==> flow/design.v <==
module qmult #(
    parameter N = 16,
    parameter Q = 10
)(
    input signed [N-1:0] a,
    input signed [N-1:0] b,
    output signed [N-1:0] out
);
    wire signed [2*N-1:0] temp;
    assign temp = a * b;
    assign out = temp[Q+N-1 : Q]; 
endmodule
module leaky_relu_layer #(
    parameter DATA_WIDTH = 16
)(
    input  wire clk,
    input  wire rst_n,
    input  wire valid_in,
    input  wire signed [DATA_WIDTH-1:0] data_in,
    output reg  valid_out,
    output reg  signed [DATA_WIDTH-1:0] data_out
);
    wire signed [DATA_WIDTH-1:0] val_shift_3;
    wire signed [DATA_WIDTH-1:0] val_shift_4;
    wire signed [DATA_WIDTH-1:0] val_shift_6;
    wire signed [DATA_WIDTH-1:0] neg_result;
    assign val_shift_3 = data_in >>> 3;  
    assign val_shift_4 = data_in >>> 4;  
    assign val_shift_6 = data_in >>> 6;  
    assign neg_result = val_shift_3 + val_shift_4 + val_shift_6;
    always @(posedge clk or negedge rst_n) begin
        if (!rst_n) begin
            valid_out <= 0;
            data_out  <= 0;
        end 
        else if (valid_in) begin
            valid_out <= 1;
            if (data_in >= 0) begin
                data_out <= data_in;
            end else begin
                data_out <= neg_result;
            end
        end 
        else begin
            valid_out <= 0;
        end
    end
endmodule
module upsample_layer_2d #(
    parameter IN_WIDTH   = 14, 
    parameter DATA_WIDTH = 16
)(
    input  wire clk, rst_n,
    input  wire valid_in,
    input  wire signed [DATA_WIDTH-1:0] data_in,
    output wire ready_in, 
    input  wire ready_out, 
    output reg  valid_out,
    output reg  signed [DATA_WIDTH-1:0] data_out
);
    localparam OUT_WIDTH = IN_WIDTH * 2;
    localparam S_READ_PIXEL  = 0;
    localparam S_EMIT_H_ZERO = 1; 
    localparam S_EMIT_V_ROW  = 2;
    reg [1:0] state;
    reg [15:0] col_cnt; 
    reg [15:0] row_cnt; 
    assign ready_in = (state == S_READ_PIXEL) && ready_out && (!valid_out || ready_out);
    always @(posedge clk or negedge rst_n) begin
        if (!rst_n) begin
            state <= S_READ_PIXEL;
            valid_out <= 0; data_out <= 0;
            col_cnt <= 0; row_cnt <= 0;
        end else begin
            if (valid_out && !ready_out) begin
                valid_out <= 1; 
            end else begin
                valid_out <= 0;  
                case (state)
                    S_READ_PIXEL: begin
                        if (valid_in && ready_out) begin
                            valid_out <= 1;
                            data_out  <= data_in;
                            state     <= S_EMIT_H_ZERO;
                        end
                    end
                    S_EMIT_H_ZERO: begin
                        if (ready_out) begin 
                            valid_out <= 1;
                            data_out  <= 0;
                            if (col_cnt == IN_WIDTH - 1) begin
                                col_cnt <= 0;
                                state   <= S_EMIT_V_ROW;
                            end else begin
                                col_cnt <= col_cnt + 1;
                                state   <= S_READ_PIXEL;
                            end
                        end
                    end
                    S_EMIT_V_ROW: begin
                        if (ready_out) begin
                            valid_out <= 1;
                            data_out  <= 0;
                            if (row_cnt == OUT_WIDTH - 1) begin
                                row_cnt <= 0;
                                state   <= S_READ_PIXEL;
                            end else begin
                                row_cnt <= row_cnt + 1;
                            end
                        end
                    end
                endcase
            end
        end
    end
endmodule
module zero_pad_layer #(
    parameter DATA_WIDTH = 16,
    parameter IMG_WIDTH  = 14,    
    parameter IMG_HEIGHT = 14,    
    parameter PAD_TOP    = 1,
    parameter PAD_BOTTOM = 2,
    parameter PAD_LEFT   = 1,
    parameter PAD_RIGHT  = 2
)(
    input  wire clk, rst_n,
    input  wire valid_in,
    input  wire signed [DATA_WIDTH-1:0] data_in,
    output wire ready_in,
    input  wire ready_out,
    output reg  valid_out,
    output reg  signed [DATA_WIDTH-1:0] data_out
);
    localparam TOTAL_WIDTH  = PAD_LEFT + IMG_WIDTH + PAD_RIGHT;
    localparam TOTAL_HEIGHT = PAD_TOP + IMG_HEIGHT + PAD_BOTTOM;
    reg [15:0] out_x;
    reg [15:0] out_y;
    reg frame_done; 
    reg [11:0] flush_cnt; 
    localparam FLUSH_CYCLES = 1024; 
    wire region_active_x = (out_x >= PAD_LEFT) && (out_x < PAD_LEFT + IMG_WIDTH);
    wire region_active_y = (out_y >= PAD_TOP)  && (out_y < PAD_TOP + IMG_HEIGHT);
    wire inside_content  = region_active_x && region_active_y;
    always @(*) begin
        if (frame_done) begin
            valid_out = 1'b0;
            data_out  = 0;
        end 
        else if (inside_content) begin
            valid_out = valid_in;
            data_out  = data_in;
        end else begin
            valid_out = 1'b1; 
            data_out  = {DATA_WIDTH{1'b0}};
        end
    end
    assign ready_in = !frame_done && (flush_cnt == 0) && inside_content && ready_out;
    wire fire_out = valid_out && ready_out;
    always @(posedge clk or negedge rst_n) begin
        if (!rst_n) begin
            out_x <= 0; out_y <= 0; frame_done <= 0; flush_cnt <= 0;
        end else begin
            if (flush_cnt > 0) begin
                if (fire_out) begin
                    if (flush_cnt == FLUSH_CYCLES) frame_done <= 1;
                    else flush_cnt <= flush_cnt + 1;
                end
            end
            else if (fire_out) begin
                if (out_x == TOTAL_WIDTH - 1) begin
                    out_x <= 0;
                    if (out_y == TOTAL_HEIGHT - 1) flush_cnt <= 1; 
                    else out_y <= out_y + 1;
                end else out_x <= out_x + 1;
            end
        end
    end
endmodule
module conv2d_4x4_layer #(
    parameter IMG_WIDTH  = 16,
    parameter DATA_WIDTH = 16
)(
    input  wire clk,
    input  wire rst_n,
    input  wire valid_in,
    input  wire signed [DATA_WIDTH-1:0] data_in,
    input  wire signed [DATA_WIDTH-1:0] w0, w1, w2, w3,
    input  wire signed [DATA_WIDTH-1:0] w4, w5, w6, w7,
    input  wire signed [DATA_WIDTH-1:0] w8, w9, w10, w11,
    input  wire signed [DATA_WIDTH-1:0] w12, w13, w14, w15,
    input  wire signed [DATA_WIDTH-1:0] bias,
    output reg  valid_out,
    output reg  signed [DATA_WIDTH-1:0] data_out
);
    reg signed [DATA_WIDTH-1:0] line_buff_0 [0:IMG_WIDTH-1];
    reg signed [DATA_WIDTH-1:0] line_buff_1 [0:IMG_WIDTH-1];
    reg signed [DATA_WIDTH-1:0] line_buff_2 [0:IMG_WIDTH-1];
    reg signed [DATA_WIDTH-1:0] win [0:15]; 
    wire signed [DATA_WIDTH-1:0] p[0:15]; 
    wire signed [DATA_WIDTH-1:0] sum;
    reg [9:0] x_cnt, y_cnt;
    integer i;
    qmult m0 (win[15], w0,  p[0]);
    qmult m1 (win[14], w1,  p[1]);
    qmult m2 (win[13], w2,  p[2]);
    qmult m3 (win[12], w3,  p[3]);
    qmult m4 (win[11], w4,  p[4]);
    qmult m5 (win[10], w5,  p[5]);
    qmult m6 (win[9],  w6,  p[6]);
    qmult m7 (win[8],  w7,  p[7]);
    qmult m8 (win[7],  w8,  p[8]);
    qmult m9 (win[6],  w9,  p[9]);
    qmult m10(win[5],  w10, p[10]);
    qmult m11(win[4],  w11, p[11]);
    qmult m12(win[3],  w12, p[12]);
    qmult m13(win[2],  w13, p[13]);
    qmult m14(win[1],  w14, p[14]);
    qmult m15(win[0],  w15, p[15]);
    assign sum = p[0] + p[1] + p[2] + p[3] + 
                 p[4] + p[5] + p[6] + p[7] + 
                 p[8] + p[9] + p[10] + p[11] +
                 p[12] + p[13] + p[14] + p[15] + bias;
    reg valid_req;
    always @(posedge clk or negedge rst_n) begin
        if (!rst_n) begin
            valid_req <= 0;
            valid_out <= 0;
            data_out  <= 0;
            x_cnt <= 0;
            y_cnt <= 0;
            for (i = 0; i < IMG_WIDTH; i = i + 1) begin
                line_buff_0[i] <= 0;
                line_buff_1[i] <= 0;
                line_buff_2[i] <= 0;
            end
            for (i = 0; i < 16; i = i + 1) begin
                win[i] <= 0;
            end
        end 
        else if (valid_in) begin
            line_buff_0[0] <= data_in;
            line_buff_1[0] <= line_buff_0[IMG_WIDTH-1];
            line_buff_2[0] <= line_buff_1[IMG_WIDTH-1];
            for (i = 1; i < IMG_WIDTH; i = i + 1) begin
                line_buff_0[i] <= line_buff_0[i-1];
                line_buff_1[i] <= line_buff_1[i-1];
                line_buff_2[i] <= line_buff_2[i-1];
            end
            win[0] <= data_in; 
            win[1] <= win[0]; win[2] <= win[1]; win[3] <= win[2];
            win[4] <= line_buff_0[IMG_WIDTH-1];
            win[5] <= win[4]; win[6] <= win[5]; win[7] <= win[6];
            win[8] <= line_buff_1[IMG_WIDTH-1];
            win[9] <= win[8]; win[10] <= win[9]; win[11] <= win[10];
            win[12] <= line_buff_2[IMG_WIDTH-1];
            win[13] <= win[12]; win[14] <= win[13]; win[15] <= win[14];
            if (x_cnt == IMG_WIDTH-1) begin
                x_cnt <= 0;
                y_cnt <= y_cnt + 1;
            end else begin
                x_cnt <= x_cnt + 1;
            end
            if (y_cnt >= 3 && x_cnt >= 3) 
                valid_req <= 1;
            else
                valid_req <= 0;
            valid_out <= valid_req;
            data_out  <= sum;
        end
        else begin
            valid_out <= valid_req;
            data_out  <= sum;
            valid_req <= 0;
        end
    end
endmodule
module trans_conv2d_padded_layer #(
    parameter IN_WIDTH   = 7,
    parameter DATA_WIDTH = 16,
    parameter PAD_TOP    = 1,
    parameter PAD_BOTTOM = 2,
    parameter PAD_LEFT   = 1,
    parameter PAD_RIGHT  = 2
)(
    input  wire clk, rst_n,
    input  wire valid_in,
    input  wire signed [DATA_WIDTH-1:0] data_in,
    output wire ready_out, 
    input  wire signed [DATA_WIDTH-1:0] w0,w1,w2,w3,w4,w5,w6,w7,
    input  wire signed [DATA_WIDTH-1:0] w8,w9,w10,w11,w12,w13,w14,w15,
    input  wire signed [DATA_WIDTH-1:0] bias,
    output wire valid_out,
    output wire signed [DATA_WIDTH-1:0] data_out
);
    wire up_valid, up_ready;
    wire signed [DATA_WIDTH-1:0] up_data;
    upsample_layer_2d #(
        .IN_WIDTH(IN_WIDTH), 
        .DATA_WIDTH(DATA_WIDTH)
    ) upsample_inst (
        .clk(clk), .rst_n(rst_n),
        .valid_in(valid_in), .data_in(data_in), .ready_in(ready_out),
        .ready_out(up_ready), .valid_out(up_valid), .data_out(up_data)
    );
    wire pad_valid, pad_ready;
    wire signed [DATA_WIDTH-1:0] pad_data;
    zero_pad_layer #(
        .DATA_WIDTH(DATA_WIDTH),
        .IMG_WIDTH(IN_WIDTH * 2),    
        .IMG_HEIGHT(IN_WIDTH * 2),   
        .PAD_TOP(PAD_TOP), .PAD_BOTTOM(PAD_BOTTOM),
        .PAD_LEFT(PAD_LEFT), .PAD_RIGHT(PAD_RIGHT)
    ) pad_inst (
        .clk(clk), .rst_n(rst_n),
        .valid_in(up_valid), .data_in(up_data), .ready_in(up_ready),
        .ready_out(pad_ready), .valid_out(pad_valid), .data_out(pad_data)
    );
    localparam CONV_IN_WIDTH = (IN_WIDTH * 2) + PAD_LEFT + PAD_RIGHT;
    conv2d_4x4_layer #(
        .IMG_WIDTH(CONV_IN_WIDTH), 
        .DATA_WIDTH(DATA_WIDTH)
    ) conv_inst (
        .clk(clk), .rst_n(rst_n),
        .valid_in(pad_valid), .data_in(pad_data), 
        .w0(w0), .w1(w1), .w2(w2), .w3(w3), .w4(w4), .w5(w5), .w6(w6), .w7(w7),
        .w8(w8), .w9(w9), .w10(w10), .w11(w11), .w12(w12), .w13(w13), .w14(w14), .w15(w15),
        .bias(bias),
        .valid_out(valid_out), .data_out(data_out)
    );
    assign pad_ready = 1'b1; 
endmodule
module w_dec2 #(parameter DATA_WIDTH=16)(
    output wire signed [DATA_WIDTH-1:0] w0, output wire signed [DATA_WIDTH-1:0] w1, output wire signed [DATA_WIDTH-1:0] w2, output wire signed [DATA_WIDTH-1:0] w3, output wire signed [DATA_WIDTH-1:0] w4, output wire signed [DATA_WIDTH-1:0] w5, output wire signed [DATA_WIDTH-1:0] w6, output wire signed [DATA_WIDTH-1:0] w7, output wire signed [DATA_WIDTH-1:0] w8, output wire signed [DATA_WIDTH-1:0] w9, output wire signed [DATA_WIDTH-1:0] w10, output wire signed [DATA_WIDTH-1:0] w11, output wire signed [DATA_WIDTH-1:0] w12, output wire signed [DATA_WIDTH-1:0] w13, output wire signed [DATA_WIDTH-1:0] w14, output wire signed [DATA_WIDTH-1:0] w15, output wire signed [DATA_WIDTH-1:0] bias
);
    assign w0 = 16'h0114;  
    assign w1 = 16'h0108;  
    assign w2 = 16'h00ee;  
    assign w3 = 16'h00fa;  
    assign w4 = 16'h00e9;  
    assign w5 = 16'h00dd;  
    assign w6 = 16'h00cf;  
    assign w7 = 16'h00d9;  
    assign w8 = 16'h00ed;  
    assign w9 = 16'h00d6;  
    assign w10 = 16'h00e7;  
    assign w11 = 16'h00f3;  
    assign w12 = 16'h010e;  
    assign w13 = 16'h00fa;  
    assign w14 = 16'h0104;  
    assign w15 = 16'h0106;  
    assign bias = 16'h0001;  
endmodule
module figan_upconv #(
    parameter DATA_WIDTH = 16
)(
    input  wire clk,
    input  wire rst_n,
    input  wire valid_in,
    input  wire signed [DATA_WIDTH-1:0] data_in,
    output wire ready_out,
    output wire valid_out,
    output wire signed [DATA_WIDTH-1:0] data_out
);
    wire signed [DATA_WIDTH-1:0] w_d2 [0:15]; wire signed [DATA_WIDTH-1:0] b_d2;
    w_dec2 w_d2_inst (.w0(w_d2[0]), .w1(w_d2[1]), .w2(w_d2[2]), .w3(w_d2[3]), .w4(w_d2[4]), .w5(w_d2[5]), .w6(w_d2[6]), .w7(w_d2[7]), .w8(w_d2[8]), .w9(w_d2[9]), .w10(w_d2[10]), .w11(w_d2[11]), .w12(w_d2[12]), .w13(w_d2[13]), .w14(w_d2[14]), .w15(w_d2[15]), .bias(b_d2));
    wire val_d2; wire signed [DATA_WIDTH-1:0] dat_d2;
    trans_conv2d_padded_layer #(
        .IN_WIDTH(14), .DATA_WIDTH(DATA_WIDTH),
        .PAD_TOP(2), .PAD_BOTTOM(3),
        .PAD_LEFT(2), .PAD_RIGHT(3)
    ) dec2 (
        .clk(clk), .rst_n(rst_n), .valid_in(valid_in), .data_in(data_in), .ready_out(ready_out),
        .w0(w_d2[0]), .w1(w_d2[1]), .w2(w_d2[2]), .w3(w_d2[3]), .w4(w_d2[4]), .w5(w_d2[5]), .w6(w_d2[6]), .w7(w_d2[7]), .w8(w_d2[8]), .w9(w_d2[9]), .w10(w_d2[10]), .w11(w_d2[11]), .w12(w_d2[12]), .w13(w_d2[13]), .w14(w_d2[14]), .w15(w_d2[15]), .bias(b_d2), .valid_out(val_d2), .data_out(dat_d2)
    );
    leaky_relu_layer #(.DATA_WIDTH(DATA_WIDTH)) act_d2 (.clk(clk), .rst_n(rst_n), .valid_in(val_d2), .data_in(dat_d2), .valid_out(valid_out), .data_out(data_out));
endmodule
======== Reports on figan_upconv ========
What the tools print for figan_upconv, step after step.
Lines are those of the file above, counted from 1.
Operators carry their Yosys type and port widths (W data, S select, Z words).
Library cell names are shortened.
Not given: --
set-up
  top ..................................... figan_upconv
  clock ................................... clk
  cell library ............................ sky130hd
  corner .................................. tt_025C_1v80

======== After elaboration ========
Source: Yosys, flattened and elaborated. Widths are those after wreduce. Registers that Yosys merges into a memory's read port (data or address) are not register bits. Print and check cells do not count. Equal cells are merged and count once.
operators by class
  order comparisons ....................... 8
  bitwise operators ....................... 3
  equal/unequal tests ..................... 14
  add/subtract/negate cells ............... 25
  reductions and logical operators ........ 29
  mux-type cells .......................... 31
  multiply operators ...................... 16
operators with widths
  cell                     number
  $mul A16 B9 Y25 const B  9
  $mul A16 B8 Y24 const B  6
  $add A16 B15 Y16         11
  $mul A16 B7 Y23 const B  1
  $mux W16                 8
  $mux W12                 6
  $add A16 B1 Y16 const B  4
  $add A16 B16 Y16         4
  $ge A16 B2 Y1 const B    2
  $lt A16 B5 Y1 const B    2
  $eq A16 B6 Y1 const B    2
  $pmux W16 S2             1
  $add A10 B1 Y10 const B  2
  $ge A10 B2 Y1 const B    2
  $ge A16 B1 Y1 const B    1
  $add A16 B2 Y16 const B  1
  $eq A16 B4 Y1 const B    1
  $eq A16 B5 Y1 const B    1
  $add A14 B10 Y15         1
  $add A13 B12 Y14         1
  $add A12 B1 Y12 const B  1
  $gt A12 B1 Y1 const B    1
  $eq A12 B11 Y1 const B   1
  $logic_not A12 Y1        1
  $reduce_and A4 Y1        3
  $logic_and A1 B1 Y1      10
  $eq A10 B6 Y1 const B    1
  $ne A2 B2 Y1 const B     5
Other operator kinds: 18; their cells: 37.
storage and ports
  input port bits ......................... 19
  register bits ........................... 1799

======== Depth ========
Longest topological path by Yosys (ltp), each cell counted once; first at word level (registers and memories cut), then after technology mapping (sequential cells cut; the memories' decode and read muxes count).
logic depth
  depth after elaboration ................. 17
  ABC_AREA ................................ 1
  mapped depth ............................ 44

======== Synthesis result ========
The flow's flattened synthesis, as Yosys stat reports it; memories are mapped. The netlist is that of the ABC_AREA named above (0 if unset); the other value can give another one.
cell types
  cell      number  total area (µm²)
  dfrtp_1   1799    4.5E+04
  fa_1      839     1.68E+04
  ha_1      965     1.21E+04
  inv_1     2561    9612.97
  nand2_1   2477    9.3E+03
  o21ai_0   1756    8.79E+03
  xor2_1    217     1.9E+03
  a21oi_1   331     1.66E+03
  xnor2_1   122     1.07E+03
  nand3_1   169     845.811
  nor2_1    218     818.285
  buf_2     154     770.739
  clkbuf_1  178     668.141
  buf_4     50      375.36
  nand4_1   57      356.592
  nor3_1    58      290.278
  a21o_1    26      195.187
  o21bai_1  19      142.637
Not listed: further types 43, cells in them 175.
mapped netlist
  flip-flop cells ......................... 1800
  area of sequential cells ................ 45044.5 µm²
  buffer cells ............................ 382
  chip area (Yosys) ....................... 111997.4 µm²
  cells in the netlist .................... 12171

======== Timing after synthesis ========
Path of least setup slack by OpenSTA after synthesis, without wires, with an ideal clock, recovery checks aside; 20% of the period is set as input and as output delay. Where synthesis merged equal registers, the netlist keeps one of their names.
path post-synthesis
  path kind ............................... register to register
  start ................................... register dec2.conv_inst.win[5][6]
  end ..................................... register dec2.conv_inst.data_out[14]
  path buffers ............................ 0
  arrival time ............................ 8629 ps
  path slack .............................. 4248 ps
  stages on the path ...................... 39
  clock period ............................ 13000 ps
  library setup time ...................... 123 ps
  data required time ...................... 12877 ps
  delay of the path ....................... 8752 ps
  period reached after synthesis .......... 8752 ps
"delay of the path" = arrival - input delay + setup time.
"stages on the path" counts driving pins, that of a launching flip-flop among them; a cell with two outputs on the path counts twice.
"period reached after synthesis" is the clock period less the worst setup slack; recovery checks do not enter. This is arithmetic on one report: input and output delays are still those of the set period (20% each).
Between the ends stands the longest chain of elaborated cells between them, by number of cells; it is not shown to be the way that was timed. Of several equally long chains one is given.
Each line given opens the expression or statement behind the cell; cells for indexed reads and writes are added by Yosys, which also makes memories of some case tables.
A register here has more assigning lines than the two given.
between the ends, post-synthesis
  cell sequence ........................... dfrtp_1 > fa_1 > ha_1 > fa_1 > inv_1 > fa_1 > inv_1 > ha_1 > nand2_1 > inv_1 > nand3_1 > o221ai_1 > a21oi_1 > inv_1 > a21oi_1 > xor2_1 > inv_1 > fa_1 > [3 not listed] > inv_1 > fa_1 > inv_1 > fa_1 > inv_1 > fa_1 > ha_1 > inv_1 > fa_1 > o21ai_0 > a21oi_1 > o21bai_1 > a21boi_0 > o21ai_0 > nand2_1 > nand2_1 > a21oi_1 > xnor2_1
  length of the longest elaborated chain .. 8
  elaborated cells on any way between the ends .. 8
  source lines of those cells ............. 2
  classes of those cells .................. add/sub (7); mul (1)
RTL lines, path post-synthesis
  what                           line  RTL
  start, declared                198   reg signed [DATA_WIDTH-1:0] win [0:15];
  start, assigned                237   win[i] <= 0;
  start, assigned                252   win[5] <= win[4]; win[6] <= win[5]; win[7] <= win[6];
  $mul A16 B9 Y25                10    assign temp = a * b;
  $add A16 B15 Y16 (2 in a row)  219   assign sum = p[0] + p[1] + p[2] + p[3] +
  $add A16 B16 Y16               219
  $add A16 B15 Y16               219
  $add A16 B16 Y16 (2 in a row)  219
  $add A16 B2 Y16                219
  end, assigned                  268   data_out  <= sum;
  end, assigned                  272   data_out  <= sum;
  end, declared                  193   output reg  signed [DATA_WIDTH-1:0] data_out

======== Timing after layout ========
From the final timing report of flow run A: the path of least setup slack in the routed layout; clock arrival at registers is part of the times.
The report prints the path's times to 10 ps; the period is as set.
path after layout
  path kind ............................... register to register
  start ................................... register (no name shown)
  end ..................................... register dec2.conv_inst.data_out[15]
  stages on the path ...................... 39
  path buffers ............................ 0
  path slack .............................. 2170 ps
  arrival time ............................ 11670 ps
  library setup time ...................... 40 ps
  clock period ............................ 13000 ps
  data required time ...................... 13840 ps
Between the ends stands the longest chain of elaborated cells between them, by number of cells; it is not shown to be the way that was timed. Of several equally long chains one is given.
A register here has more assigning lines than the two given.
between the ends, after layout
  cell sequence ........................... dfrtp_1 > inv_1 > fa_1 > inv_1 > ha_1 > inv_1 > fa_1 > fa_1 > inv_1 > ha_1 > a21oi_1 > o21ai_0 > nand2_1 > o211ai_1 > a21oi_1 > o21ai_0 > nand3_1 > nand2_1 > [3 not listed] > inv_1 > fa_1 > fa_1 > fa_1 > fa_1 > inv_1 > fa_1 > inv_1 > ha_1 > nand4_1 > o221ai_1 > a31oi_1 > inv_1 > nand3_1 > nand2_1 > inv_1 > nand3_1 > nand2_1
  length of the longest elaborated chain .. 12
  elaborated cells on any way between the ends .. 12
  source lines of those cells ............. 2
  classes of those cells .................. add/sub (11); mul (1)
RTL lines, path after layout
  what                           line  RTL
  $mul A16 B9 Y25                10    assign temp = a * b;
  $add A16 B15 Y16 (6 in a row)  219   assign sum = p[0] + p[1] + p[2] + p[3] +
  $add A16 B16 Y16               219
  $add A16 B15 Y16               219
  $add A16 B16 Y16 (2 in a row)  219
  $add A16 B2 Y16                219
  end, assigned                  268   data_out  <= sum;
  end, assigned                  272   data_out  <= sum;
  end, declared                  193   output reg  signed [DATA_WIDTH-1:0] data_out

2 stored runs of figan_upconv in the flow (synthesis by Yosys, layout by OpenROAD, sky130hd cells), in arbitrary order. Constraints: input delay and output delay 20% of the set period each, output load 0.01 pF.
"achieved period": clock period set for the run, less the worst setup slack. It is reckoned from that one timing run; input and output delays stay at 20% of the period that was set.
By "time used up by the worst setup path" is meant the share of the clock period that the worst setup path is allowed (20% is reserved at inputs, 20% at outputs), minus its slack. Clock arrival times at its registers enter into it.
"total power of the final layout": no workload was simulated; the value follows from the tool's default switching activity.
"time used up by the worst setup path" is known to 10 ps.

======== flow run A ========
==> flow/run.sh <==
#!/bin/bash
# the make line also repeats the synthesis and layout settings of config.mk as NAME=value (left out here)
make -C /OpenROAD-flow-scripts/flow DESIGN_CONFIG=/design/flow/config.mk WORK_HOME=/design/flow/orfs CLKGATE_MAP_FILE= finish
==> flow/config.mk <==
export PLATFORM = sky130hd
export DESIGN_NAME = figan_upconv
export DESIGN_NICKNAME = figan_upconv
export VERILOG_FILES = /design/flow/design.v
export SDC_FILE = /design/flow/constraint.sdc
export NUM_CORES = 4
export LEC_CHECK = 0
export ABC_AREA = 1
export CAP_MARGIN = 20
export CORE_MARGIN = 7
export CORE_UTILIZATION = 40
export CTS_CLUSTER_DIAMETER = 332
export CTS_CLUSTER_SIZE = 92
export GPL_TIMING_DRIVEN = 0
export MAX_ROUTING_LAYER = met4
export MIN_ROUTING_LAYER = met2
export PLACE_DENSITY_LB_ADDON = 0.06
export SLEW_MARGIN = 20
==> flow/constraint.sdc <==
create_clock -name core_clock -period 13.0 [get_ports {clk}]
set_input_delay 2.6000 -clock core_clock [delete_from_list [all_inputs] [get_ports {clk}]]
set_output_delay 2.6000 -clock core_clock [all_outputs]
set_load 0.01 [all_outputs]

-------- measured, flow run A --------
  cell area after synthesis ............... 111997.4 µm²
  total die area .......................... 295006.0 µm²
  standard-cell area after layout ......... 118719.0 µm²
  utilization ............................. 42.6 %
  smallest setup slack .................... 2175 ps
  total negative setup slack .............. 0 ps
  lowest hold slack ....................... 467 ps
  total power of the final layout ......... 0.007819 W
  achieved period ......................... 10825 ps
  time used up by the worst setup path .... 10830 ps
  critical path kind ...................... register to register

======== flow run B ========
==> flow/run.sh <==
#!/bin/bash
# the make line also repeats the synthesis and layout settings of config.mk as NAME=value (left out here)
make -C /OpenROAD-flow-scripts/flow DESIGN_CONFIG=/design/flow/config.mk WORK_HOME=/design/flow/orfs CLKGATE_MAP_FILE= finish
==> flow/config.mk <==
export PLATFORM = sky130hd
export DESIGN_NAME = figan_upconv
export DESIGN_NICKNAME = figan_upconv
export VERILOG_FILES = /design/flow/design.v
export SDC_FILE = /design/flow/constraint.sdc
export NUM_CORES = 4
export LEC_CHECK = 0
export CAP_MARGIN = 25
export CORE_MARGIN = 2
export CORE_UTILIZATION = 40
export CTS_CLUSTER_DIAMETER = 332
export CTS_CLUSTER_SIZE = 23
export MAX_ROUTING_LAYER = met4
export MIN_ROUTING_LAYER = met2
export PLACE_DENSITY = 0.82
export SLEW_MARGIN = 20
==> flow/constraint.sdc <==
create_clock -name core_clock -period 13.0 [get_ports {clk}]
set_input_delay 2.6000 -clock core_clock [delete_from_list [all_inputs] [get_ports {clk}]]
set_output_delay 2.6000 -clock core_clock [all_outputs]
set_load 0.01 [all_outputs]

-------- measured, flow run B --------
  cell area after synthesis ............... 109428.7 µm²
  total die area .......................... 277771.0 µm²
  standard-cell area after layout ......... 115844.0 µm²
  utilization ............................. 42.4 %
  smallest setup slack .................... 2221 ps
  total negative setup slack .............. 0 ps
  lowest hold slack ....................... 435 ps
  total power of the final layout ......... 0.008895 W
  achieved period ......................... 10779 ps
  time used up by the worst setup path .... 10780 ps
  critical path kind ...................... register to register
